==> flow/design.v <==
`timescale 1ns / 1ps
module uart_tx(clk,clk_x,rst,data_in,send,trans_done,txd);
input clk;
input clk_x;
input rst;
input[7:0] data_in;
input send;
output reg trans_done;
output reg txd;
reg[7:0] data_in_buf;
reg act0,act1;
reg act_down;
parameter
    idle=5'b00000,
    start=5'b00001,
    b0=5'b00011,
    b1=5'b00010,
    b2=5'b00110,
    b3=5'b00111,
    b4=5'b00101,
    b5=5'b00100,
    b6=5'b01100,
    b7=5'b01101,
    check=5'b01111,
    stop=5'b01110;
reg[4:0] present_state;
always@(posedge clk)
begin
    if(rst)
    begin
        act0 <= 1'b0;
        act1 <= 1'b0;
        act_down <= 1'b0;
        present_state <= idle;
        txd <= 1;
        trans_done <= 1'b0;
        data_in_buf <= 8'd0;
    end
    else if (clk_x) begin
     act0<=send;
     act1<=act0;
     act_down<=act0&~act1;
     case(present_state)
        idle: begin
                txd<=1;
                data_in_buf<=data_in;
                if(act_down==1)
                begin
                    present_state <= start;
                end
                else
                    present_state <= idle;
             end
             start: begin
                txd <= 'd0;
                present_state <= b0;
             end
             b0: begin
                txd <= data_in_buf[0];
                present_state<=b1;
             end
             b1: begin
                txd<=data_in_buf[1];
                present_state<=b2;
             end
             b2: begin
                txd<=data_in_buf[2];
                present_state<=b3;
             end
             b3: begin
                txd<=data_in_buf[3];
                present_state<=b4;
             end
             b4: begin
                txd<=data_in_buf[4];
                present_state<=b5;
             end
             b5: begin
                txd<=data_in_buf[5];
                present_state<=b6;
             end
             b6: begin
                txd<=data_in_buf[6];
                present_state<=b7;
             end
             b7: begin
                txd<=data_in_buf[7];
                present_state<=check;
             end
             check: begin
                txd<=data_in_buf[7]^data_in_buf[6]^data_in_buf[5]^data_in_buf[4]^data_in_buf[3]^data_in_buf[2]^data_in_buf[1]^data_in_buf[0];
                present_state<=stop;
             end
             stop: begin
                txd<='d1;
                trans_done <= 1;
                present_state<=idle;
             end
             default: present_state<=present_state;
        endcase
    end
end
endmodule
`timescale 1ns / 1ps
module uart_rx(clk,clk_16x,rst,rxd,data_rec,data_ready,data_error);
input clk;
input clk_16x;
input rst;
input rxd;
output reg data_ready;
output reg data_error;
output[7:0] data_rec;
reg[7:0] data_out,data_out1;
wire rxd_buf = ^data_out;
reg[15:0] clk_16x_cnt;
reg rxd1,rxd2;
reg start_flag;
parameter width=8;
parameter idle=1,one=2,two=3,stop=4;
reg[width-1:0] present_state;
reg[width-1:0] next_state;
assign data_rec=data_out1;
always@ (posedge clk)
begin
    if(rst)
        present_state<=idle;
    else if (clk_16x)
        present_state<=next_state;
end
always @(*)
begin
    next_state=idle;
    if(clk_16x_cnt<='d8)
        next_state=idle;
    if(clk_16x_cnt>'d8 && clk_16x_cnt <= 'd136)
        next_state=one;
    if(clk_16x_cnt>'d136 && clk_16x_cnt <= 'd152)
        next_state=two;
    if(clk_16x_cnt>'d152 && clk_16x_cnt <= 'd168)
        next_state=stop;
    if(clk_16x_cnt > 'd168)
        next_state=idle;
end
always@(posedge clk)
begin
    if(rst)
    begin
        rxd1<=1'd1;
        rxd2<=1'd1;
        data_ready<='d0;
        data_error<=1'd0;
        clk_16x_cnt<='d0;
        start_flag<=0;
        data_out<=8'd0;
        data_out1<=8'd0;
    end
    else if (clk_16x) begin
        case(present_state)
        idle: begin
              rxd1<=rxd;
              rxd2<=rxd1;
              if((~rxd1)&&rxd2)
                    start_flag<='d1;
              else if(start_flag==1)
                clk_16x_cnt<=clk_16x_cnt+'d1;
            end
         one: begin
                clk_16x_cnt<=clk_16x_cnt + 'd1;
                if(clk_16x_cnt=='d24)data_out[0]<=rxd;
                else if(clk_16x_cnt=='d40)data_out[1]<=rxd;
                else if(clk_16x_cnt=='d56)data_out[2]<=rxd;
                else if(clk_16x_cnt=='d72)data_out[3]<=rxd;
                else if(clk_16x_cnt=='d88)data_out[4]<=rxd;
                else if(clk_16x_cnt=='d104)data_out[5]<=rxd;
                else if(clk_16x_cnt=='d120)data_out[6]<=rxd;
                else if(clk_16x_cnt=='d136)data_out[7]<=rxd;
            end
         two: begin
                if(clk_16x_cnt=='d152)
                begin
                    if(rxd_buf==rxd) data_error<=1'd0;
                    else data_error<=1'd1;
                end
                clk_16x_cnt <= clk_16x_cnt+'d1;
            end
         stop: begin
                if(clk_16x_cnt=='d168)
                begin
                    if(1'd1==rxd)
                    begin
                        data_error<=1'd0;
                        data_ready<='d1;
                    end
                    else begin
                        data_error<=1'd1;
                        data_ready<='d0;
                    end
                end
                data_out1<=data_out;
                if(clk_16x_cnt>168)
                begin
                    clk_16x_cnt <= 0;
                    start_flag <= 0;
                end
                else
                    clk_16x_cnt <= clk_16x_cnt + 'd1;
            end
         default: ;
         endcase
    end
end
endmodule
`timescale 1ns / 1ps
module uart_top(
    input clk,
    input rst,
    input[7:0] data_in,
    output[7:0] data_rec,
    input rxd,
    output txd
);
wire clk_ms,clk_20ms,clk_16x,clk_x;
wire data_ready;
wire data_error;
wire send_ready;
reg send;
always @(posedge clk)
    if (rst) send <= 1'b0;
    else if (clk_ms) send <= ~send;
divclk my_divclk(
    .clk(clk),
    .rst(rst),
    .clk_ms(clk_ms),
    .btnclk(clk_20ms),
    .clk_16x(clk_16x),
    .clk_x(clk_x)
);
uart_tx tx(
    .clk(clk),
    .clk_x(clk_x),
    .rst(rst),
    .data_in({1'b1,data_in[6:0]}),
    .send(send),
    .trans_done(send_ready),
    .txd(txd)
    );
uart_rx rx(
    .clk(clk),
    .clk_16x(clk_16x),
    .rst(rst),
    .rxd(rxd),
    .data_rec(data_rec),
    .data_ready(data_ready),
    .data_error(data_error)
);
endmodule
module divclk(clk,rst,clk_ms,btnclk,clk_16x,clk_x);
input clk;
input rst;
output clk_ms,btnclk,clk_16x,clk_x;
reg[31:0] cnt1;
reg[31:0] cnt2;
reg[31:0] cnt3;
reg[31:0] cntclk_cnt;
reg clk_ms_q;
reg btnclk_q;
reg clk_16x_q;
reg clk_x_q;
parameter MS_MAX = 32'd15;
parameter BTN_MAX = 32'd63;
parameter X16_MAX = 32'd0;
parameter X_MAX = 32'd15;
assign clk_ms = (cnt1==MS_MAX) && !clk_ms_q;
assign btnclk = (cntclk_cnt==BTN_MAX) && !btnclk_q;
assign clk_16x = (cnt2==X16_MAX) && !clk_16x_q;
assign clk_x = (cnt3==X_MAX) && !clk_x_q;
always@(posedge clk)
begin
    if (rst) begin
        clk_ms_q<=1'b0;
        cnt1<=0;
    end
    else if(cnt1==MS_MAX)
    begin
        clk_ms_q<=~clk_ms_q;
        cnt1<=0;
    end
    else
        cnt1<=cnt1+1'b1;
end
always@(posedge clk)
begin
    if (rst) begin
        btnclk_q<=1'b0;
        cntclk_cnt<=0;
    end
    else if(cntclk_cnt==BTN_MAX)
    begin
        btnclk_q<=~btnclk_q;
        cntclk_cnt<=0;
    end
    else
        cntclk_cnt<=cntclk_cnt+1'b1;
end
always@(posedge clk)
begin
    if (rst) begin
        clk_16x_q<=1'b0;
        cnt2<=0;
    end
    else if(cnt2==X16_MAX)
    begin
        clk_16x_q<=~clk_16x_q;
        cnt2<='d0;
    end
    else
        cnt2<=cnt2+1'b1;
end
always@(posedge clk)
begin
    if (rst) begin
        clk_x_q<=1'b0;
        cnt3<=0;
    end
    else if(cnt3==X_MAX)
    begin
        clk_x_q<=~clk_x_q;
        cnt3<= 0;
    end
    else
        cnt3<=cnt3+1'b1;
end
endmodule
`timescale 1ns / 1ps
module engine(input [1:0] global_state, input clk, rst, power_on, power_off, manual_power,
              output reg next_power, output reg power_light);
    parameter POFF=1'b0,PON=1'b1;
    reg [1:0] temp_state;
    wire clk_ms,clk_20ms,clk_16x,clk_x;
    divclk my_divclk(
        .clk(clk),
        .rst(rst),
        .clk_ms(clk_ms),
        .btnclk(clk_20ms),
        .clk_16x(clk_16x),
        .clk_x(clk_x)
    );
    reg power1;
    reg [9:0] cnt;
    always @(posedge clk) begin
        if (rst) begin
          temp_state <= 2'b00;
          cnt <= 10'b0;
          power1 <= 1'b0;
        end
        else if (clk_ms) begin
          if (power_on == 1'b1 && power1 == 1'b0) begin
            cnt <= cnt + 10'b1;
            if (cnt == 10'd1000) begin
                cnt <= 10'b0;
                power1 <= 1'b1;
            end
          end
          if (power1 == 1'b1 && power_off == 1'b1) begin
            cnt <= 10'b0;
            power1 <= 1'b0;
          end
          if (global_state == 2'b00 && power_on != 1'b1 && manual_power == POFF) begin
            cnt <= 10'b0;
            power1 <= 1'b0;
          end
          if (temp_state != global_state) begin
            temp_state <= global_state;
            cnt <= 10'b0;
            power1 <= 1'b0;
          end
        end
    end
    always @(*) begin
        next_power = power1;
        power_light = next_power;
    end
endmodule
`timescale 1ns / 1ps
module milecounter(input clk, input rst, input moving, input activate,
output reg [7:0] seg1, output reg [7:0] seg2, output reg [7:0] an);
    reg[18:0] divclk_cnt;
    reg divclk;
    reg[29:0] cntclk_cnt;
    reg cntclk;
    reg[3:0] disp_dat;
    reg[2:0] disp_bit;
    reg[23:0] count;
    reg[3:0] res1;
    reg[3:0] res2;
    reg[3:0] res3;
    reg[3:0] res4;
    reg[3:0] res5;
    reg[3:0] res6;
    reg[3:0] res7;
    reg[23:0] count_n;
    reg[3:0] r1, r2, r3, r4, r5, r6, r7;
    reg[3:0] disp_dat_n;
    reg[2:0] disp_bit_n;
    reg[7:0] an_n;
    reg[7:0] seg_n;
    integer i;
    parameter maxcnt = 19'd7;
    parameter maxcount = 24'd9999999;
    parameter maxclk = 30'd0;
    wire div_en = (divclk_cnt == maxcnt) && !divclk;
    wire cnt_en = (cntclk_cnt == maxclk) && !cntclk;
    always @(posedge clk) begin
        if (rst) begin
            divclk_cnt <= 0;
            divclk <= 1'b0;
            cntclk_cnt <= 0;
            cntclk <= 1'b0;
        end
        else begin
            if (divclk_cnt == maxcnt) begin
                divclk <= ~divclk;
                divclk_cnt <= 0;
            end
            else divclk_cnt <= divclk_cnt + 1'b1;
            if (cntclk_cnt == maxclk) begin
                cntclk <= ~cntclk;
                cntclk_cnt <= 0;
            end
            else cntclk_cnt <= cntclk_cnt + 1'b1;
        end
    end
    always @(*) begin
        disp_bit_n = (disp_bit >= 7) ? 1'b0 : disp_bit + 1'b1;
        case (disp_bit_n)
            3'b000: begin
                disp_dat_n = (activate==1'b0)? 4'hf:res1;
                an_n = 8'b00000001;
            end
            3'b001: begin
                disp_dat_n = (activate==1'b0)? 4'hf:res2;
                an_n = 8'b00000010;
            end
            3'b010: begin
                disp_dat_n = (activate==1'b0)? 4'hf:res3;
                an_n = 8'b00000100;
            end
            3'b011: begin
                disp_dat_n = (activate==1'b0)? 4'hf:res4;
                an_n = 8'b00001000;
            end
            3'b100: begin
                disp_dat_n = (activate==1'b0)? 4'hf:res5;
                an_n = 8'b00010000;
            end
            3'b101: begin
                disp_dat_n = (activate==1'b0)? 4'hf:res6;
                an_n = 8'b00100000;
            end
            3'b110: begin
                disp_dat_n = (activate==1'b0)? 4'hf:res7;
                an_n = 8'b01000000;
            end
            3'b111: begin
                disp_dat_n = 0;
                an_n = 8'b10000000;
            end
            default: begin
                disp_dat_n = 0;
                an_n = 8'b00000000;
            end
        endcase
        case (disp_dat_n)
            4'h0 : seg_n = 8'hfc;
            4'h1 : seg_n = 8'h60;
            4'h2 : seg_n = 8'hda;
            4'h3 : seg_n = 8'hf2;
            4'h4 : seg_n = 8'h66;
            4'h5 : seg_n = 8'hb6;
            4'h6 : seg_n = 8'hbe;
            4'h7 : seg_n = 8'he0;
            4'h8 : seg_n = 8'hfe;
            4'h9 : seg_n = 8'hf6;
            4'ha : seg_n = 8'hee;
            4'hb : seg_n = 8'h3e;
            4'hc : seg_n = 8'h9c;
            4'hd : seg_n = 8'h7a;
            4'he : seg_n = 8'h9e;
            default : seg_n = 8'h8e;
        endcase
    end
    always @(posedge clk) begin
        if (rst) begin
            disp_bit <= 3'd0;
            disp_dat <= 4'd0;
            an <= 8'b00000001;
            seg1 <= 8'd0;
            seg2 <= 8'd0;
        end
        else if (div_en) begin
            disp_bit <= disp_bit_n;
            disp_dat <= disp_dat_n;
            an <= an_n;
            if (an_n > 8'b00001000) seg1 <= seg_n;
            else seg2 <= seg_n;
        end
    end
    always @(*) begin
        if(activate==1'b0)
            count_n = 0;
        else
            count_n = (moving == 1'b1) ? ((count == maxcount) ? 24'd0 : count + 24'd1) : count;
        r1 = 0;
        r2 = 0;
        r3 = 0;
        r4 = 0;
        r5 = 0;
        r6 = 0;
        r7 = 0;
        for (i = 23; i >= 0; i = i - 1) begin
            if (r1 >= 4'd5) r1 = r1 + 4'd3;
            if (r2 >= 4'd5) r2 = r2 + 4'd3;
            if (r3 >= 4'd5) r3 = r3 + 4'd3;
            if (r4 >= 4'd5) r4 = r4 + 4'd3;
            if (r5 >= 4'd5) r5 = r5 + 4'd3;
            if (r6 >= 4'd5) r6 = r6 + 4'd3;
            if (r7 >= 4'd5) r7 = r7 + 4'd3;
            r7 = {r7[2:0], r6[3]};
            r6 = {r6[2:0], r5[3]};
            r5 = {r5[2:0], r4[3]};
            r4 = {r4[2:0], r3[3]};
            r3 = {r3[2:0], r2[3]};
            r2 = {r2[2:0], r1[3]};
            r1 = {r1[2:0], count_n[i]};
        end
    end
    always @(posedge clk) begin
        if (rst) begin
            count <= 24'd0;
            res1 <= 4'd0;
            res2 <= 4'd0;
            res3 <= 4'd0;
            res4 <= 4'd0;
            res5 <= 4'd0;
            res6 <= 4'd0;
            res7 <= 4'd0;
        end
        else if (cnt_en) begin
            count <= count_n;
            res1 <= r1;
            res2 <= r2;
            res3 <= r3;
            res4 <= r4;
            res5 <= r5;
            res6 <= r6;
            res7 <= r7;
        end
    end
endmodule
`timescale 1ns / 1ps
module manual(input clk, input rst, input power, input[1:0] global_state, input[1:0] state, 
input[3:0] moving_state, input clutch,brake,throttle,rgs,left,right,
output reg [1:0] next_state, output reg [3:0] next_moving_state, 
output reg manual_power, output reg turn_left_light, output reg turn_right_light,
output [7:0] seg1, output [7:0] seg2, output [7:0] an);
    parameter POFF=1'b0,PON=1'b1;
    parameter NSTART=2'b00,START=2'b01,MOVING=2'b10;
    parameter NON_MOVING=4'b0000,MOVE_FORWARD=4'b0001,MOVE_BACK=4'b0010,
    TURN_RIGHT=4'b1000,TURN_LEFT=4'b0100;
    reg activate;
    reg moving;
    milecounter mc(.clk(clk), .rst(rst), .moving(moving), .activate(activate),
    .seg1(seg1), .seg2(seg2), .an(an));
    always @(*) begin
      if (power == 1'b1 && global_state == 2'b00) activate = 1'b1;
      else activate = 1'b0;
    end
    always @(*) begin
      if (moving_state == MOVE_FORWARD || moving_state == MOVE_BACK) moving = 1'b1;
      else moving = 1'b0;
    end
    always @(*) begin
    turn_left_light = 1'b0;
    turn_right_light = 1'b0;
    next_state = NSTART;
    next_moving_state = NON_MOVING;
    manual_power = power;
    if (power == PON && global_state == 2'b00) begin
      case(state)
      NSTART:begin
        turn_left_light = 1'b1;
        turn_right_light = 1'b1;
      if (brake) begin 
        next_state = NSTART;
        manual_power = PON; 
      end
      else if(throttle&&~clutch) begin 
        next_state = NSTART;
        manual_power = POFF; 
      end
      else if(throttle&&clutch&&~brake&&~rgs) begin 
        next_state = START;
        manual_power = PON; 
      end
      else begin 
        next_state = state;
        manual_power = power; 
      end
      next_moving_state = NON_MOVING;
      end
      START:begin
      turn_left_light = 1'b0;
      turn_right_light = 1'b0;
      manual_power = PON;
      if (brake) begin 
        next_state = NSTART;
        next_moving_state = NON_MOVING; 
      end
      else if (~clutch&&throttle) begin 
        next_state = MOVING;
        if (rgs) next_moving_state = MOVE_BACK;
        else next_moving_state = MOVE_FORWARD; 
      end
      else if (~throttle) begin
        next_state = state;
        next_moving_state = NON_MOVING;
        manual_power = power;
      end
      else begin 
        next_state = state;
        next_moving_state = moving_state;
        manual_power = power; 
      end
      if (next_state != NSTART && next_moving_state != NON_MOVING && next_moving_state != MOVE_BACK) begin
        if(~left&&~right) begin 
          if (next_state == MOVING) next_moving_state = MOVE_FORWARD;
          turn_left_light = 1'b0;
          turn_right_light = 1'b0;
        end 
        else if (~left&&right) begin
          if (next_state == MOVING) next_moving_state = TURN_RIGHT;
          turn_left_light = 1'b0;
          turn_right_light = 1'b1;
        end
        else if (left&&~right) begin
          if (next_state == MOVING) next_moving_state = TURN_LEFT;
          turn_right_light = 1'b0;
          turn_left_light = 1'b1;
        end
        else begin
          if (next_state == MOVING) next_moving_state = MOVE_FORWARD;
          turn_left_light = 1'b1;
          turn_right_light = 1'b1;
        end
      end
      end
      MOVING:begin
      if (rgs&&~clutch) begin
        manual_power = POFF;
        next_state = NSTART;
        next_moving_state = NON_MOVING;
      end
      else if (brake) begin
        manual_power = PON;
        next_state = NSTART;
        next_moving_state = NON_MOVING;
      end
      else if (~throttle) begin
        manual_power = PON;
        next_state = START;
        next_moving_state = NON_MOVING;
      end
      else if (rgs&&clutch) begin
        manual_power = PON;
        next_state = MOVING;
        next_moving_state = MOVE_BACK;
      end
      else if (~rgs) begin
        manual_power = PON;
        next_state = MOVING;
        next_moving_state = MOVE_FORWARD;
      end
      else begin
        manual_power = PON;
        next_state = state;
        next_moving_state = moving_state;
      end
      if (next_state != NSTART && next_moving_state != NON_MOVING && next_moving_state != MOVE_BACK) begin
        if(~left&&~right) begin 
          if (next_state == MOVING) next_moving_state = MOVE_FORWARD;
          turn_left_light = 1'b0;
          turn_right_light = 1'b0;
        end 
        else if (~left&&right) begin
          if (next_state == MOVING) next_moving_state = TURN_RIGHT;
          turn_left_light = 1'b0;
          turn_right_light = 1'b1;
        end
        else if (left&&~right) begin
          if (next_state == MOVING) next_moving_state = TURN_LEFT;
          turn_right_light = 1'b0;
          turn_left_light = 1'b1;
        end
        else begin
          if (next_state == MOVING) next_moving_state = MOVE_FORWARD;
          turn_left_light = 1'b1;
          turn_right_light = 1'b1;
        end
      end
      end
      endcase
    end
    else begin
      turn_left_light = 1'b0;
      turn_right_light = 1'b0; 
      next_state = NSTART;
      next_moving_state = NON_MOVING;
    end
    end
endmodule
`timescale 1ns / 1ps
module semiauto(input power, input [1:0] global_state, input [3:0] detector, 
input[1:0] state, input[3:0] moving_state, input rst, input sys_clk, 
input left, input right, input straight, input back, 
output reg [1:0] next_state, output reg [3:0] next_moving_state);
  parameter s1=2'b01, s2=2'b00, s3=2'b10, s4=2'b11;
  parameter MOVE_FORWARD=4'b0001, STOP=4'b0000, TURN_LEFT=4'b0100, TURN_RIGHT=4'b1000;
  reg crossroad;
  reg around;
  reg [15:0] turn_cnt;
  reg [10:0] cool_cnt;
  reg [3:0] traffic;
  wire clk_ms,clk_20ms,clk_16x,clk_x;
  divclk myclk(sys_clk,rst,clk_ms,clk_20ms,clk_16x,clk_x);
  always @(posedge sys_clk) begin
    if (rst == 1'b1) begin
      turn_cnt <= 11'b0;
    end
    else if (clk_20ms) begin
      if (state == s3) turn_cnt <= turn_cnt + 11'b1;
      else turn_cnt <= 11'b0;
    end
  end
  always @(posedge sys_clk) begin
    if (rst == 1'b1) begin
      cool_cnt <= 11'b0;
    end
    else if (clk_20ms) begin
      if (state == s4) cool_cnt <= cool_cnt + 11'b1;
      else cool_cnt <= 11'b0;
    end
  end
  always @(posedge sys_clk) begin
    if (rst) crossroad <= 1'b1;
    else if (detector[0] || ~detector[1] || ~detector[2]) crossroad <= 1'b1;
    else crossroad <= 1'b0;
  end
  always @(*) begin
    if (straight) begin
      traffic = MOVE_FORWARD;
      around = 1'b0;
    end
    else if (back) begin
      traffic = TURN_LEFT;
      around = 1'b1;
    end
    else if (left && ~right) begin
      traffic = TURN_LEFT;
      around = 1'b0;
    end 
    else if (~left && right) begin
      traffic = TURN_RIGHT;
      around = 1'b0;
    end 
    else begin
      traffic = STOP;
      around = 1'b0;
    end 
  end
  always @(*) begin
    if (power == 1'b1 && global_state == 2'b10) begin
      case (state)
        s1:begin
          case (crossroad)
            1'b0: begin
              next_state = s1;
              next_moving_state = MOVE_FORWARD;
            end
            1'b1: begin
              next_state = s2;
              next_moving_state = STOP;
            end
            default: begin
              next_state = s1;
              next_moving_state = MOVE_FORWARD;
            end
          endcase
        end 
        s2:begin
          case (traffic)
            STOP: begin
              next_state = s2;
              next_moving_state = STOP;
            end 
            MOVE_FORWARD: begin
              next_state = s4;
              next_moving_state = MOVE_FORWARD;
            end
            TURN_LEFT: begin
              next_state = s3;
              next_moving_state = TURN_LEFT;
            end
            TURN_RIGHT: begin
              next_state = s3;
              next_moving_state = TURN_RIGHT;
            end
            default: begin
              next_state = s2;
              next_moving_state = STOP;
            end
          endcase
        end
        s3:begin
          case (around)
            1'b1: begin
              if (turn_cnt >= 16'd200) begin
                next_state = s4;
                next_moving_state = MOVE_FORWARD;
              end
              else begin
                next_state = s3;
                if (moving_state == TURN_LEFT) next_moving_state = TURN_LEFT;
                else next_moving_state = TURN_RIGHT;
              end
            end
            1'b0: begin
              if (turn_cnt >= 16'd100) begin
                next_state = s4;
                next_moving_state = MOVE_FORWARD;
              end
              else begin
                next_state = s3;
                if (moving_state == TURN_LEFT) next_moving_state = TURN_LEFT;
                else next_moving_state = TURN_RIGHT;
              end
            end
            default: begin
              next_state = s3;
              if (moving_state == TURN_LEFT) next_moving_state = TURN_LEFT;
              else next_moving_state = TURN_RIGHT;
            end
          endcase
        end
        s4:begin
          if (cool_cnt >= 11'd50) begin
            next_state = s1;
            next_moving_state = MOVE_FORWARD;
          end
          else begin
            next_state = s4;
            next_moving_state = MOVE_FORWARD;
          end
        end
      endcase
    end
    else begin
      next_state = s2;
      next_moving_state = STOP;
    end
  end
endmodule
`timescale 1ns / 1ps
module auto(input sys_clk, rst, power,
global_state, input[1:0] state, input[3:0] moving_state, input[3:0] detector,
output pl_beacon_sig, output de_beacon_sig,
output reg[1:0] next_state, output reg[3:0] next_moving_state);
    parameter MOVING=2'b01, WAITING=2'b00, TURNING=2'b10, COOLING=2'b11;
    parameter MOVE_FORWARD=4'b0001, STOP=4'b0000, TURN_LEFT=4'b0100, TURN_RIGHT=4'b1000;
    assign pl_beacon_sig = 1'b0;
    assign de_beacon_sig = 1'b0;
    reg crossroad;
    reg [3:0] nms;
    reg [10:0] turn_cnt;
    reg [10:0] cool_cnt;
    reg [10:0] wait_cnt;
    wire clk_ms,clk_20ms,clk_16x,clk_x;
    divclk myclk(sys_clk,rst,clk_ms,clk_20ms,clk_16x,clk_x);
    always @(*) begin
        if (power == 1'b1 && global_state == 2'b01) begin
            case (state)
                MOVING: begin
                  case (crossroad)
                    1'b0: begin
                      next_state = MOVING;
                      next_moving_state = MOVE_FORWARD;
                    end
                    1'b1: begin
                      next_state = WAITING;
                      next_moving_state = STOP;
                    end
                  endcase
                end
                WAITING: begin
                  if (wait_cnt >= 11'd100) begin
                    case (nms)
                        MOVE_FORWARD: begin
                            next_state = COOLING;
                            next_moving_state = MOVE_FORWARD;
                        end
                        TURN_LEFT: begin
                            next_state = TURNING;
                            next_moving_state = TURN_LEFT;
                        end
                        TURN_RIGHT: begin
                            next_state = TURNING;
                            next_moving_state = TURN_RIGHT;
                        end
                        default: begin
                            next_state = WAITING;
                            next_moving_state = STOP;
                        end
                    endcase
                  end
                  else begin
                    next_state = WAITING;
                    next_moving_state = STOP;
                  end       
                end 
                TURNING: begin
                    if (turn_cnt >= 11'd100) begin
                        next_state = COOLING;
                        next_moving_state = MOVE_FORWARD;
                    end
                    else begin
                        next_state = TURNING;
                        if (moving_state == TURN_LEFT) next_moving_state = TURN_LEFT;
                        else next_moving_state = TURN_RIGHT;
                    end
                end
                COOLING: begin
                    if (cool_cnt >= 11'd50) begin
                        next_state = MOVING;
                        next_moving_state = MOVE_FORWARD;
                    end
                    else begin
                        next_state = COOLING;
                        next_moving_state = MOVE_FORWARD;
                    end
                end
            endcase
        end
        else begin
          next_state = WAITING;
          next_moving_state = STOP;
        end
    end
    always @(posedge sys_clk) begin
         if (rst) nms <= STOP;
         else case (detector)  
            4'b0001: nms <= TURN_LEFT;
            4'b0010: nms <= TURN_LEFT;
            4'b0011: nms <= TURN_LEFT;
            4'b1010: nms <= TURN_LEFT;
            4'b1011: nms <= TURN_LEFT;
            4'b0000: nms <= TURN_RIGHT;
            4'b0100: nms <= TURN_RIGHT;
            4'b0101: nms <= TURN_RIGHT;
            4'b1000: nms <= TURN_RIGHT;
            4'b1001: nms <= TURN_RIGHT;
            4'b1100: nms <= TURN_RIGHT;
            4'b1101: nms <= TURN_RIGHT;
            4'b0110: nms <= MOVE_FORWARD;
            4'b0111: nms <= MOVE_FORWARD;
            4'b1110: nms <= MOVE_FORWARD;
            4'b1111: nms <= MOVE_FORWARD;
         endcase
    end
    always @(posedge sys_clk) begin
        if (rst) crossroad <= 1'b1;
        else if (detector[0] || ~detector[1] || ~detector[2]) crossroad <= 1'b1;
        else crossroad <= 1'b0;
    end
    always @(posedge sys_clk) begin
        if (rst == 1'b1) begin
            wait_cnt <= 11'b0;
        end
        else if (clk_20ms) begin
            if (state == WAITING) wait_cnt <= wait_cnt + 11'b1;
            else wait_cnt <= 11'b0;
        end
    end
    always @(posedge sys_clk) begin
        if (rst == 1'b1) begin
            turn_cnt <= 11'b0;
        end
        else if (clk_20ms) begin
            if (state == TURNING) turn_cnt <= turn_cnt + 11'b1;
            else turn_cnt <= 11'b0;
        end
    end
    always @(posedge sys_clk) begin
        if (rst == 1'b1) begin
            cool_cnt <= 11'b0;
        end
        else if (clk_20ms) begin
            if (state == COOLING) cool_cnt <= cool_cnt + 11'b1;
            else cool_cnt <= 11'b0;
        end
    end
endmodule
`timescale 1ns / 1ps
module SimulatedDevice(
    input[1:0] global_state,
    input sys_clk,
    input rx,
    output tx,
    input turn_left_signal,
    input turn_right_signal,
    input move_forward_signal,
    input move_backward_signal,
    input place_barrier_signal,
    input destroy_barrier_signal,
    input rst,
    input clutch,
    input throttle,
    input brake,
    input power_on,
    input power_off,
    output front_detector,
    output back_detector,
    output left_detector,
    output right_detector,
    output move_backward_light,
    output move_forward_light,
    output turn_left_light,
    output turn_right_light,
    output power_light,
    output reg [2:0] state_light,
    output reg [3:0] moving_light,
    output [7:0] seg1,
    output [7:0] seg2,
    output [7:0] an
    );
    wire power;
    reg [1:0] state;
    reg [3:0] moving_state;
    wire manual_power;
    wire [1:0] next_state1;
    wire [1:0] next_state2;
    wire [1:0] next_state3;
    wire [3:0] next_moving_state1;
    wire [3:0] next_moving_state2;
    wire [3:0] next_moving_state3;
    wire pl_beacon_sig, de_beacon_sig;
    wire next_power;
    engine en(.global_state(global_state), .clk(sys_clk), .rst(rst), .power_on(power_on), .power_off(power_off), 
    .manual_power(manual_power), .next_power(next_power), .power_light(power_light));
    manual ma(.clk(sys_clk), .rst(rst), .power(power), .global_state(global_state), .state(state), .moving_state(moving_state), .clutch(clutch), 
    .brake(brake), .throttle(throttle), .rgs(move_backward_signal), .left(turn_left_signal), 
    .right(turn_right_signal), .next_state(next_state1), .next_moving_state(next_moving_state1),
    .manual_power(manual_power), .turn_left_light(turn_left_light), .turn_right_light(turn_right_light),
    .seg1(seg1), .seg2(seg2), .an(an));
    semiauto sa(.power(power), .global_state(global_state),
    .detector({front_detector, left_detector, right_detector, back_detector}),
    .state(state), .moving_state(moving_state), .rst(rst), .sys_clk(sys_clk), 
    .left(turn_left_signal), .right(turn_right_signal), .straight(move_forward_signal), 
    .back(move_backward_signal), .next_state(next_state2), .next_moving_state(next_moving_state2));
    auto au(.sys_clk(sys_clk), .rst(rst), .power(power), .global_state(global_state), 
    .state(state), .moving_state(moving_state),
    .detector({front_detector, left_detector, right_detector, back_detector}),
    .pl_beacon_sig(pl_beacon_sig), .de_beacon_sig(de_beacon_sig), 
    .next_state(next_state3), .next_moving_state(next_moving_state3));
    assign power = next_power;
    assign move_backward_light = 1'b0;
    assign move_forward_light = 1'b0;
    always @(*) begin
      if (power == 1'b1) begin
        if (global_state == 2'b00) begin
            if (state == 2'b00) state_light = 3'b001;
            else if (state == 2'b01) state_light = 3'b010;
            else state_light = 3'b100;
        end
        else begin
          case (state)
            2'b00: state_light = 3'b001;
            2'b01: state_light = 3'b010;
            2'b10: state_light = 3'b100;
            2'b11: state_light = 3'b111; 
          endcase
        end
        moving_light = moving_state;
      end 
      else begin
        state_light = 3'b000;
        moving_light = moving_state;
      end
    end
    always @(posedge sys_clk) begin
        if (rst == 1'b1) begin
          state <= 2'b00;
          moving_state <= 4'b0000;
        end
        else begin
          case (global_state)
            2'b00:begin
                state <= next_state1;
                moving_state <= next_moving_state1;
            end
            2'b10:begin
                state <= next_state2;
                moving_state <= next_moving_state2;
            end
            2'b01:begin
                state <= next_state3;
                moving_state <= next_moving_state3;
            end
            default: ;
          endcase
        end
    end
    wire [7:0] in = {2'b10, 2'b00, moving_state};
    wire [7:0] rec;
    assign front_detector = rec[0];
    assign left_detector = rec[1];
    assign right_detector = rec[2];
    assign back_detector = rec[3];
    uart_top md(.clk(sys_clk), .rst(rst), .data_in(in), .data_rec(rec), .rxd(rx), .txd(tx));
endmodule
# Tool chain data of SimulatedDevice
# Tool output for the design above, in the order of the flow.
# Lines are those of the file above, counted from 1.
setup:
  top_module: "SimulatedDevice"
  clock_port: "sys_clk"
  lib: "sky130hd"
  corner: "tt_025C_1v80"

# After elaboration
# Source: Yosys, flattened and elaborated, memories not mapped. Widths are those after wreduce. Registers that Yosys merges into a memory's read port (data or address) are not register bits. Print and check cells do not count.
# Yosys's memory passes give these memory sizes; they may raise the number of words (mostly to a power of two), join words into wider ones and drop unused or constant bits.
bits:
  ff_bits: 462
  romBits: 160
  clocked_rd_ports_x_width: 3
  mem_count: 2
  input_bits: 16
  out_inout_bits: 41
  elab_cells: 842
memory_table:
  columns: ["name", "size", "width", "read_ports", "write_ports", "line_no", "text"]
  rows:
  - ["(no name shown)", 16, 7, 1, 0, 473, "case (disp_dat_n)"]
  - ["(no name shown)", 16, 3, 1, 0, 959, "else case (detector)"]
classes:
  add_sub_neg: 157
  cmp: 155
  equal: 58
  n_mux: 291
  logic: 32
  reduce_and_logical: 90
op_table:
  columns: ["op", "n"]
  rows:
  - ["4-bit 2-to-1 mux", 162]
  - ["4-bit by 3-bit greater-or-equal comparator with 1-bit output (second input constant)", 133]
  - ["4-bit by 2-bit adder with 4-bit output (second input constant)", 117]
  - ["32-bit by 1-bit adder with 32-bit output (second input constant)", 6]
  - ["32-bit by 4-bit equality test with 1-bit output (second input constant)", 3]
  - ["3-bit 2-to-1 mux", 28]
  - ["24-bit 2-to-1 mux", 3]
  - ["32-bit by 6-bit equality test with 1-bit output (second input constant)", 2]
  - ["8-bit parallel mux with 8-bit select", 1]
  - ["16-bit 2-to-1 mux", 4]
  - ["5-bit parallel mux with 12-bit select", 1]
  - ["10-bit 2-to-1 mux", 5]
  - ["16-bit by 8-bit > comparator with 1-bit output (second input constant)", 3]
  - ["16-bit by 8-bit <= comparator with 1-bit output (second input constant)", 3]
  - ["3-bit by 2-bit adder with 3-bit output (second input constant)", 16]
  - ["16-bit parallel mux with 3-bit select", 1]
  - ["11-bit by 1-bit adder with 11-bit output (second input constant)", 4]
  - ["2-bit 2-to-1 mux", 22]
  - ["11-bit 2-to-1 mux", 4]
  - ["4-bit parallel mux with 3-bit select", 3]
  - ["1-bit 2-to-1 mux", 34]
  - ["1-bit logical AND", 32]
  - ["16-bit by 1-bit adder with 16-bit output (second input constant)", 2]
  - ["16-bit by 6-bit equality test with 1-bit output (second input constant)", 2]
  - ["32-bit logical NOT", 1]
  - ["4-bit parallel mux with 8-bit select", 1]
  - ["4-bit parallel mux with 4-bit select", 2]
  - ["30-bit by 1-bit adder with 30-bit output (second input constant)", 1]
# Other operator kinds: 70; their cells: 187.

# Depth
# Longest topological path by Yosys (ltp), each cell counted once; first at word level (registers and memories cut), then after technology mapping (sequential cells cut; the memories' decode and read muxes count).
logic_depth:
  ltp_word: 51
  ABC_AREA: 0
  mapped_depth: 112
  ltp_nobuf: 105

# Netlist
# Source: synth_stat.txt of the flow (Yosys; design flattened, memories mapped). It holds for the ABC_AREA given above (unset counts as 0); a run with the other value may have another netlist.
# The area totals of this step are shown rounded.
mapped:
  mapped_cells: 4538
  area_um2: 34600
  seqArea_um2: 9310
  ff_cells: 465
  buffers: 195
by_type:
  columns: ["cell_type", "n", "type_area_um2"]
  rows:
  - ["sky130_fd_sc_hd__dfxtp_1", 465, 9.31E+03]
  - ["sky130_fd_sc_hd__nor2_1", 669, 2.51E+03]
  - ["sky130_fd_sc_hd__xor2_1", 199, 1.74E+03]
  - ["sky130_fd_sc_hd__nand2_1", 399, 1.5E+03]
  - ["sky130_fd_sc_hd__a21oi_1", 272, 1.36E+03]
  - ["sky130_fd_sc_hd__ha_1", 99, 1.24E+03]
  - ["sky130_fd_sc_hd__xnor2_1", 142, 1.24E+03]
  - ["sky130_fd_sc_hd__nand3_1", 223, 1116.07]
  - ["sky130_fd_sc_hd__o21ai_0", 173, 865.83]
  - ["sky130_fd_sc_hd__mux2i_1", 73, 730.701]
  - ["sky130_fd_sc_hd__nor3_1", 143, 715.686]
  - ["sky130_fd_sc_hd__and3_1", 96, 600.576]
  - ["sky130_fd_sc_hd__nor4_1", 88, 550.528]
  - ["sky130_fd_sc_hd__clkbuf_1", 140, 525.504]
  - ["sky130_fd_sc_hd__nand4_1", 84, 525.504]
  - ["sky130_fd_sc_hd__inv_1", 132, 495.475]
  - ["sky130_fd_sc_hd__a211oi_1", 60, 450.432]
  - ["sky130_fd_sc_hd__o211ai_1", 56, 420.403]
# Not listed: further types 133, cells in them 1025.
# The figures by module come from a second, unflattened synthesis with its own total; it is not the netlist above.
hier_totals:
  hier_cells: 6686
  area_unflattened_um2: 52300
# Rows give one instance, submodules left out.
by_module:
  columns: ["module", "n_inst", "cells", "area_um2", "mod_seq_area_um2"]
  rows:
  - ["divclk", 4, 741, 6240, 2640]
  - ["milecounter", 1, 2767, 19200, 2540]
  - ["uart_rx", 1, 254, 2100, 821]
  - ["auto", 1, 209, 1820, 741]
  - ["semiauto", 1, 176, 1500, 561]
  - ["uart_tx", 1, 113, 1030, 500]
  - ["engine", 1, 75, 702, 260]
  - ["SimulatedDevice", 1, 53, 475, 120]
  - ["manual", 1, 71, 444, 0.0]
  - ["uart_top", 1, 4, 36.3, 20.0]

# Path before layout
# Source: OpenSTA report_checks on the synthesized netlist (no wires, ideal clock, input and output delay 20% of the period each), path of least setup slack; recovery checks are left aside. Register names are those of the netlist, which keeps one name where synthesis merged equal registers.
synth_path:
  path_type: "input -> register"
  from: "input port global_state[0]"
  to: "register ma.mc.res7[2]"
  period_ns: 25.0
  input_delay_ns: 5.000
  setup_ns: 0.087
  launch_ns: 5.000
  t_arrival_ns: 23.821
  required_ns: 24.913
  slack_ns: 1.092
  path_delay_ns: 18.908
  path_stages: 109
  n_path_buf: 6
  synth_period_reached_ns: 23.908
# "path_delay_ns" = arrival - input delay + setup time.
# "path_stages": output pins that drive a net of the path, with the launching flip-flop's if there is one; two outputs of one cell count as two.
# "synth_period_reached_ns" = period - worst setup slack (recovery checks aside). The figure is calculated, with input and output delays left at 20% of the set period.
# Between the ends stands the longest chain of elaborated cells between them, by number of cells; it is not shown to be the way that was timed. Of several equally long chains one is given.
# Each line given opens the expression or statement behind the cell; cells for indexed reads and writes are added by Yosys, which also makes memories of some case tables.
synth_between:
  cell_sequence: "sky130_fd_sc_hd__inv_1 sky130_fd_sc_hd__ha_1 sky130_fd_sc_hd__clkbuf_1 sky130_fd_sc_hd__nand2_1 sky130_fd_sc_hd__clkbuf_1 sky130_fd_sc_hd__a31oi_1 sky130_fd_sc_hd__o21a_1 sky130_fd_sc_hd__inv_2 sky130_fd_sc_hd__ha_1 sky130_fd_sc_hd__nor2b_1 sky130_fd_sc_hd__a211o_1 sky130_fd_sc_hd__xnor2_4 sky130_fd_sc_hd__ha_1 sky130_fd_sc_hd__nor2b_1 sky130_fd_sc_hd__nor2_1 sky130_fd_sc_hd__nor2_1 sky130_fd_sc_hd__a211oi_4 sky130_fd_sc_hd__a311o_1 [73 not listed] sky130_fd_sc_hd__a21o_1 sky130_fd_sc_hd__a41oi_2 sky130_fd_sc_hd__nor2_1 sky130_fd_sc_hd__xnor2_1 sky130_fd_sc_hd__nand2b_1 sky130_fd_sc_hd__ha_1 sky130_fd_sc_hd__a21oi_1 sky130_fd_sc_hd__xnor3_1 sky130_fd_sc_hd__ha_1 sky130_fd_sc_hd__nand2b_1 sky130_fd_sc_hd__nand2_1 sky130_fd_sc_hd__a21oi_1 sky130_fd_sc_hd__a21oi_1 sky130_fd_sc_hd__ha_1 sky130_fd_sc_hd__nand2b_1 sky130_fd_sc_hd__a21boi_1 sky130_fd_sc_hd__nor2_1 sky130_fd_sc_hd__o31ai_1"
  elab_chain_len: 50
  cells_between: 343
  classes_between: "add/sub: 113; compare: 113; mux: 115; reduce/logical: 2"
synth_lines:
  columns: ["item", "line_no", "text"]
  rows:
  - ["start, declared", 1013, "input[1:0] global_state,"]
  - ["2-bit logical NOT", 575, "if (power == 1'b1 && global_state == 2'b00) activate = 1'b1;"]
  - ["1-bit logical AND", 575, null]
  - ["1-bit 2-to-1 mux", 575, null]
  - ["24-bit 2-to-1 mux", 509, "if(activate==1'b0)"]
  - ["1-bit by 2-bit adder with 3-bit output", 521, "if (r1 >= 4'd5) r1 = r1 + 4'd3;"]
  - ["3-bit 2-to-1 mux", 521, null]
  - ["4-bit by 3-bit greater-or-equal comparator with 1-bit output", 521, null]
  - ["[36 not listed]", null, null]
  - ["4-bit 2-to-1 mux", 524, "if (r4 >= 4'd5) r4 = r4 + 4'd3;"]
  - ["4-bit by 2-bit adder with 4-bit output", 525, "if (r5 >= 4'd5) r5 = r5 + 4'd3;"]
  - ["4-bit 2-to-1 mux", 525, null]
  - ["4-bit by 2-bit adder with 4-bit output", 526, "if (r6 >= 4'd5) r6 = r6 + 4'd3;"]
  - ["4-bit 2-to-1 mux", 526, null]
  - ["3-bit by 2-bit adder with 3-bit output", 527, "if (r7 >= 4'd5) r7 = r7 + 4'd3;"]
  - ["3-bit 2-to-1 mux", 527, null]
  - ["end, assigned", 546, "res7 <= 4'd0;"]
  - ["end, assigned", 556, "res7 <= r7;"]
  - ["end, declared", 400, "reg[3:0] res7;"]

# Timing after layout
# Path of least setup slack in the final report of entry A (OpenROAD, finished layout, wires in). Where an end is a register, its clock arrival counts in the times.
layout_path:
  path_type: "input -> register"
  from: "input port global_state[0]"
  to: "register ma.mc.res5[1]"
  period_ns: 23.9
  input_delay_ns: 4.78
  setup_ns: 0.09
  launch_ns: 4.78
  t_arrival_ns: 22.98
  required_ns: 24.35
  slack_ns: 1.37
  path_stages: 97
  n_path_buf: 5
# Between the ends stands the longest chain of elaborated cells between them, by number of cells; it is not shown to be the way that was timed. Of several equally long chains one is given.
layout_between:
  cell_sequence: "sky130_fd_sc_hd__clkdlybuf4s50_1 sky130_fd_sc_hd__inv_1 sky130_fd_sc_hd__ha_1 sky130_fd_sc_hd__nand2_2 sky130_fd_sc_hd__a31o_2 sky130_fd_sc_hd__a21o_1 sky130_fd_sc_hd__ha_1 sky130_fd_sc_hd__nor2b_1 sky130_fd_sc_hd__a211o_1 sky130_fd_sc_hd__xnor2_4 sky130_fd_sc_hd__ha_1 sky130_fd_sc_hd__nor2b_1 sky130_fd_sc_hd__nor2_1 sky130_fd_sc_hd__nor2_2 sky130_fd_sc_hd__a211oi_4 sky130_fd_sc_hd__a311o_1 sky130_fd_sc_hd__o21ai_4 sky130_fd_sc_hd__inv_2 [61 not listed] sky130_fd_sc_hd__a31oi_1 sky130_fd_sc_hd__o221ai_1 sky130_fd_sc_hd__nand2_1 sky130_fd_sc_hd__ha_1 sky130_fd_sc_hd__inv_1 sky130_fd_sc_hd__o311ai_0 sky130_fd_sc_hd__a21oi_1 sky130_fd_sc_hd__o21ai_2 sky130_fd_sc_hd__a2bb2oi_4 sky130_fd_sc_hd__nor2_1 sky130_fd_sc_hd__o31ai_1 sky130_fd_sc_hd__ha_1 sky130_fd_sc_hd__mux2i_1 sky130_fd_sc_hd__nor2_1 sky130_fd_sc_hd__o32a_1 sky130_fd_sc_hd__or4_1 sky130_fd_sc_hd__o21a_1 sky130_fd_sc_hd__a211oi_1"
  elab_chain_len: 50
  cells_between: 277
  classes_between: "add/sub: 91; compare: 91; mux: 93; reduce/logical: 2"
layout_lines:
  columns: ["item", "line_no", "text"]
  rows:
  - ["start, declared", 1013, "input[1:0] global_state,"]
  - ["2-bit logical NOT", 575, "if (power == 1'b1 && global_state == 2'b00) activate = 1'b1;"]
  - ["1-bit logical AND", 575, null]
  - ["1-bit 2-to-1 mux", 575, null]
  - ["24-bit 2-to-1 mux", 509, "if(activate==1'b0)"]
  - ["1-bit by 2-bit adder with 3-bit output", 521, "if (r1 >= 4'd5) r1 = r1 + 4'd3;"]
  - ["3-bit 2-to-1 mux", 521, null]
  - ["4-bit by 3-bit greater-or-equal comparator with 1-bit output", 521, null]
  - ["[36 not listed]", null, null]
  - ["4-bit 2-to-1 mux", 522, "if (r2 >= 4'd5) r2 = r2 + 4'd3;"]
  - ["4-bit by 2-bit adder with 4-bit output", 523, "if (r3 >= 4'd5) r3 = r3 + 4'd3;"]
  - ["4-bit 2-to-1 mux", 523, null]
  - ["4-bit by 2-bit adder with 4-bit output", 524, "if (r4 >= 4'd5) r4 = r4 + 4'd3;"]
  - ["4-bit 2-to-1 mux", 524, null]
  - ["4-bit by 2-bit adder with 4-bit output", 525, "if (r5 >= 4'd5) r5 = r5 + 4'd3;"]
  - ["4-bit 2-to-1 mux", 525, null]
  - ["end, assigned", 544, "res5 <= 4'd0;"]
  - ["end, assigned", 554, "res5 <= r5;"]
  - ["end, declared", 398, "reg[3:0] res5;"]

Record of 4 stored runs of the RTL-to-layout flow on SimulatedDevice, platform sky130hd. The runs are unordered. Constraints: input delay and output delay 20% of the set period each, output load 0.01 pF.
"achieved_clock_period_ns": clock period set for the run, less the worst setup slack. It is reckoned from that one timing run; input and output delays stay at 20% of the period that was set.
"worst_setup_path_time_ns" = time allowed to the worst setup path (clock period - input delay - output delay, where it has them) - its slack; a late launch clock adds to it, a late capture clock takes from it.
The results are shown rounded.

--- entry A ---
==> flow/run.sh <==
#!/bin/bash
# the make line also repeats the synthesis and layout settings of config.mk as NAME=value (left out here)
make -C /OpenROAD-flow-scripts/flow DESIGN_CONFIG=/design/flow/config.mk WORK_HOME=/design/flow/orfs CLKGATE_MAP_FILE= finish
==> flow/config.mk <==
export PLATFORM = sky130hd
export DESIGN_NAME = SimulatedDevice
export DESIGN_NICKNAME = SimulatedDevice
export VERILOG_FILES = /design/flow/design.v
export SDC_FILE = /design/flow/constraint.sdc
export NUM_CORES = 4
export LEC_CHECK = 0
export CAP_MARGIN = 20
export CORE_MARGIN = 2
export CORE_UTILIZATION = 40
export SLEW_MARGIN = 20
==> flow/constraint.sdc <==
create_clock -name core_clock -period 23.9 [get_ports {sys_clk}]
set_input_delay 4.7800 -clock core_clock [delete_from_list [all_inputs] [get_ports {sys_clk}]]
set_output_delay 4.7800 -clock core_clock [all_outputs]
set_load 0.01 [all_outputs]

==> results, as YAML <==
results:
  synth_chip_area_um2: 34600
  die_um2: 88900
  finalCellArea_um2: 38500
  finalUtil_frac: 0.45
  ws_setup_ns: 1.37
  tns_setup_ns: 0.000
  final_hold_ws_ns: 0.440
  achieved_clock_period_ns: 22.527
  worst_setup_path_time_ns: 17.75
  timing.worst_path_kind: "input -> register"

--- entry B ---
==> flow/run.sh <==
#!/bin/bash
# the make line also repeats the synthesis and layout settings of config.mk as NAME=value (left out here)
make -C /OpenROAD-flow-scripts/flow DESIGN_CONFIG=/design/flow/config.mk WORK_HOME=/design/flow/orfs CLKGATE_MAP_FILE= finish
==> flow/config.mk <==
export PLATFORM = sky130hd
export DESIGN_NAME = SimulatedDevice
export DESIGN_NICKNAME = SimulatedDevice
export VERILOG_FILES = /design/flow/design.v
export SDC_FILE = /design/flow/constraint.sdc
export NUM_CORES = 4
export LEC_CHECK = 0
export CAP_MARGIN = 20
export CORE_MARGIN = 2
export CORE_UTILIZATION = 41
export SLEW_MARGIN = 20
==> flow/constraint.sdc <==
create_clock -name core_clock -period 23.9 [get_ports {sys_clk}]
set_input_delay 4.7800 -clock core_clock [delete_from_list [all_inputs] [get_ports {sys_clk}]]
set_output_delay 4.7800 -clock core_clock [all_outputs]
set_load 0.01 [all_outputs]

==> results, as YAML <==
results:
  synth_chip_area_um2: 34600
  die_um2: 86800
  finalCellArea_um2: 38500
  finalUtil_frac: 0.46
  ws_setup_ns: 1.39
  tns_setup_ns: 0.000
  final_hold_ws_ns: 0.444
  achieved_clock_period_ns: 22.506
  worst_setup_path_time_ns: 17.73
  timing.worst_path_kind: "input -> register"

--- entry C ---
==> flow/run.sh <==
#!/bin/bash
# the make line also repeats the synthesis and layout settings of config.mk as NAME=value (left out here)
make -C /OpenROAD-flow-scripts/flow DESIGN_CONFIG=/design/flow/config.mk WORK_HOME=/design/flow/orfs CLKGATE_MAP_FILE= finish
==> flow/config.mk <==
export PLATFORM = sky130hd
export DESIGN_NAME = SimulatedDevice
export DESIGN_NICKNAME = SimulatedDevice
export VERILOG_FILES = /design/flow/design.v
export SDC_FILE = /design/flow/constraint.sdc
export NUM_CORES = 4
export LEC_CHECK = 0
export ABC_AREA = 1
export CAP_MARGIN = 20
export CORE_ASPECT_RATIO = 1.55
export CORE_MARGIN = 2
export CORE_UTILIZATION = 56
export HOLD_SLACK_MARGIN = -0.07
export MIN_ROUTING_LAYER = met1
export PLACE_DENSITY_LB_ADDON = 0.16
export SETUP_SLACK_MARGIN = 5.0
export SLEW_MARGIN = 20
export TNS_END_PERCENT = 45
==> flow/constraint.sdc <==
create_clock -name core_clock -period 31.9 [get_ports {sys_clk}]
set_input_delay 6.3800 -clock core_clock [delete_from_list [all_inputs] [get_ports {sys_clk}]]
set_output_delay 6.3800 -clock core_clock [all_outputs]
set_load 0.01 [all_outputs]

==> results, as YAML <==
results:
  synth_chip_area_um2: 32500
  die_um2: 60000
  finalCellArea_um2: 35300
  finalUtil_frac: 0.617
  ws_setup_ns: 9.21
  tns_setup_ns: 0.000
  final_hold_ws_ns: 0.450
  achieved_clock_period_ns: 22.694
  worst_setup_path_time_ns: 16.31
  timing.worst_path_kind: "input -> register"

--- entry D ---
==> flow/run.sh <==
#!/bin/bash
# the make line also repeats the synthesis and layout settings of config.mk as NAME=value (left out here)
make -C /OpenROAD-flow-scripts/flow DESIGN_CONFIG=/design/flow/config.mk WORK_HOME=/design/flow/orfs CLKGATE_MAP_FILE= finish
==> flow/config.mk <==
export PLATFORM = sky130hd
export DESIGN_NAME = SimulatedDevice
export DESIGN_NICKNAME = SimulatedDevice
export VERILOG_FILES = /design/flow/design.v
export SDC_FILE = /design/flow/constraint.sdc
export NUM_CORES = 4
export LEC_CHECK = 0
export ABC_AREA = 0
export CAP_MARGIN = 20
export CELL_PAD_IN_SITES_GLOBAL_PLACEMENT = 0
export CORE_MARGIN = 2
export CORE_UTILIZATION = 39
export CTS_CLUSTER_DIAMETER = 390
export CTS_CLUSTER_SIZE = 19
export GPL_TIMING_DRIVEN = 0
export MAX_ROUTING_LAYER = met5
export PLACE_DENSITY_LB_ADDON = 0.24
export SETUP_SLACK_MARGIN = 2.16
export SLEW_MARGIN = 20
export TNS_END_PERCENT = 100
==> flow/constraint.sdc <==
create_clock -name core_clock -period 19.4 [get_ports {sys_clk}]
set_input_delay 3.8800 -clock core_clock [delete_from_list [all_inputs] [get_ports {sys_clk}]]
set_output_delay 3.8800 -clock core_clock [all_outputs]
set_load 0.01 [all_outputs]

==> results, as YAML <==
results:
  synth_chip_area_um2: 34600
  die_um2: 91200
  finalCellArea_um2: 43100
  finalUtil_frac: 0.489
  ws_setup_ns: -0.338
  tns_setup_ns: -1.40
  final_hold_ws_ns: 0.444
  achieved_clock_period_ns: 19.738
  worst_setup_path_time_ns: 15.86
  timing.worst_path_kind: "input -> register"
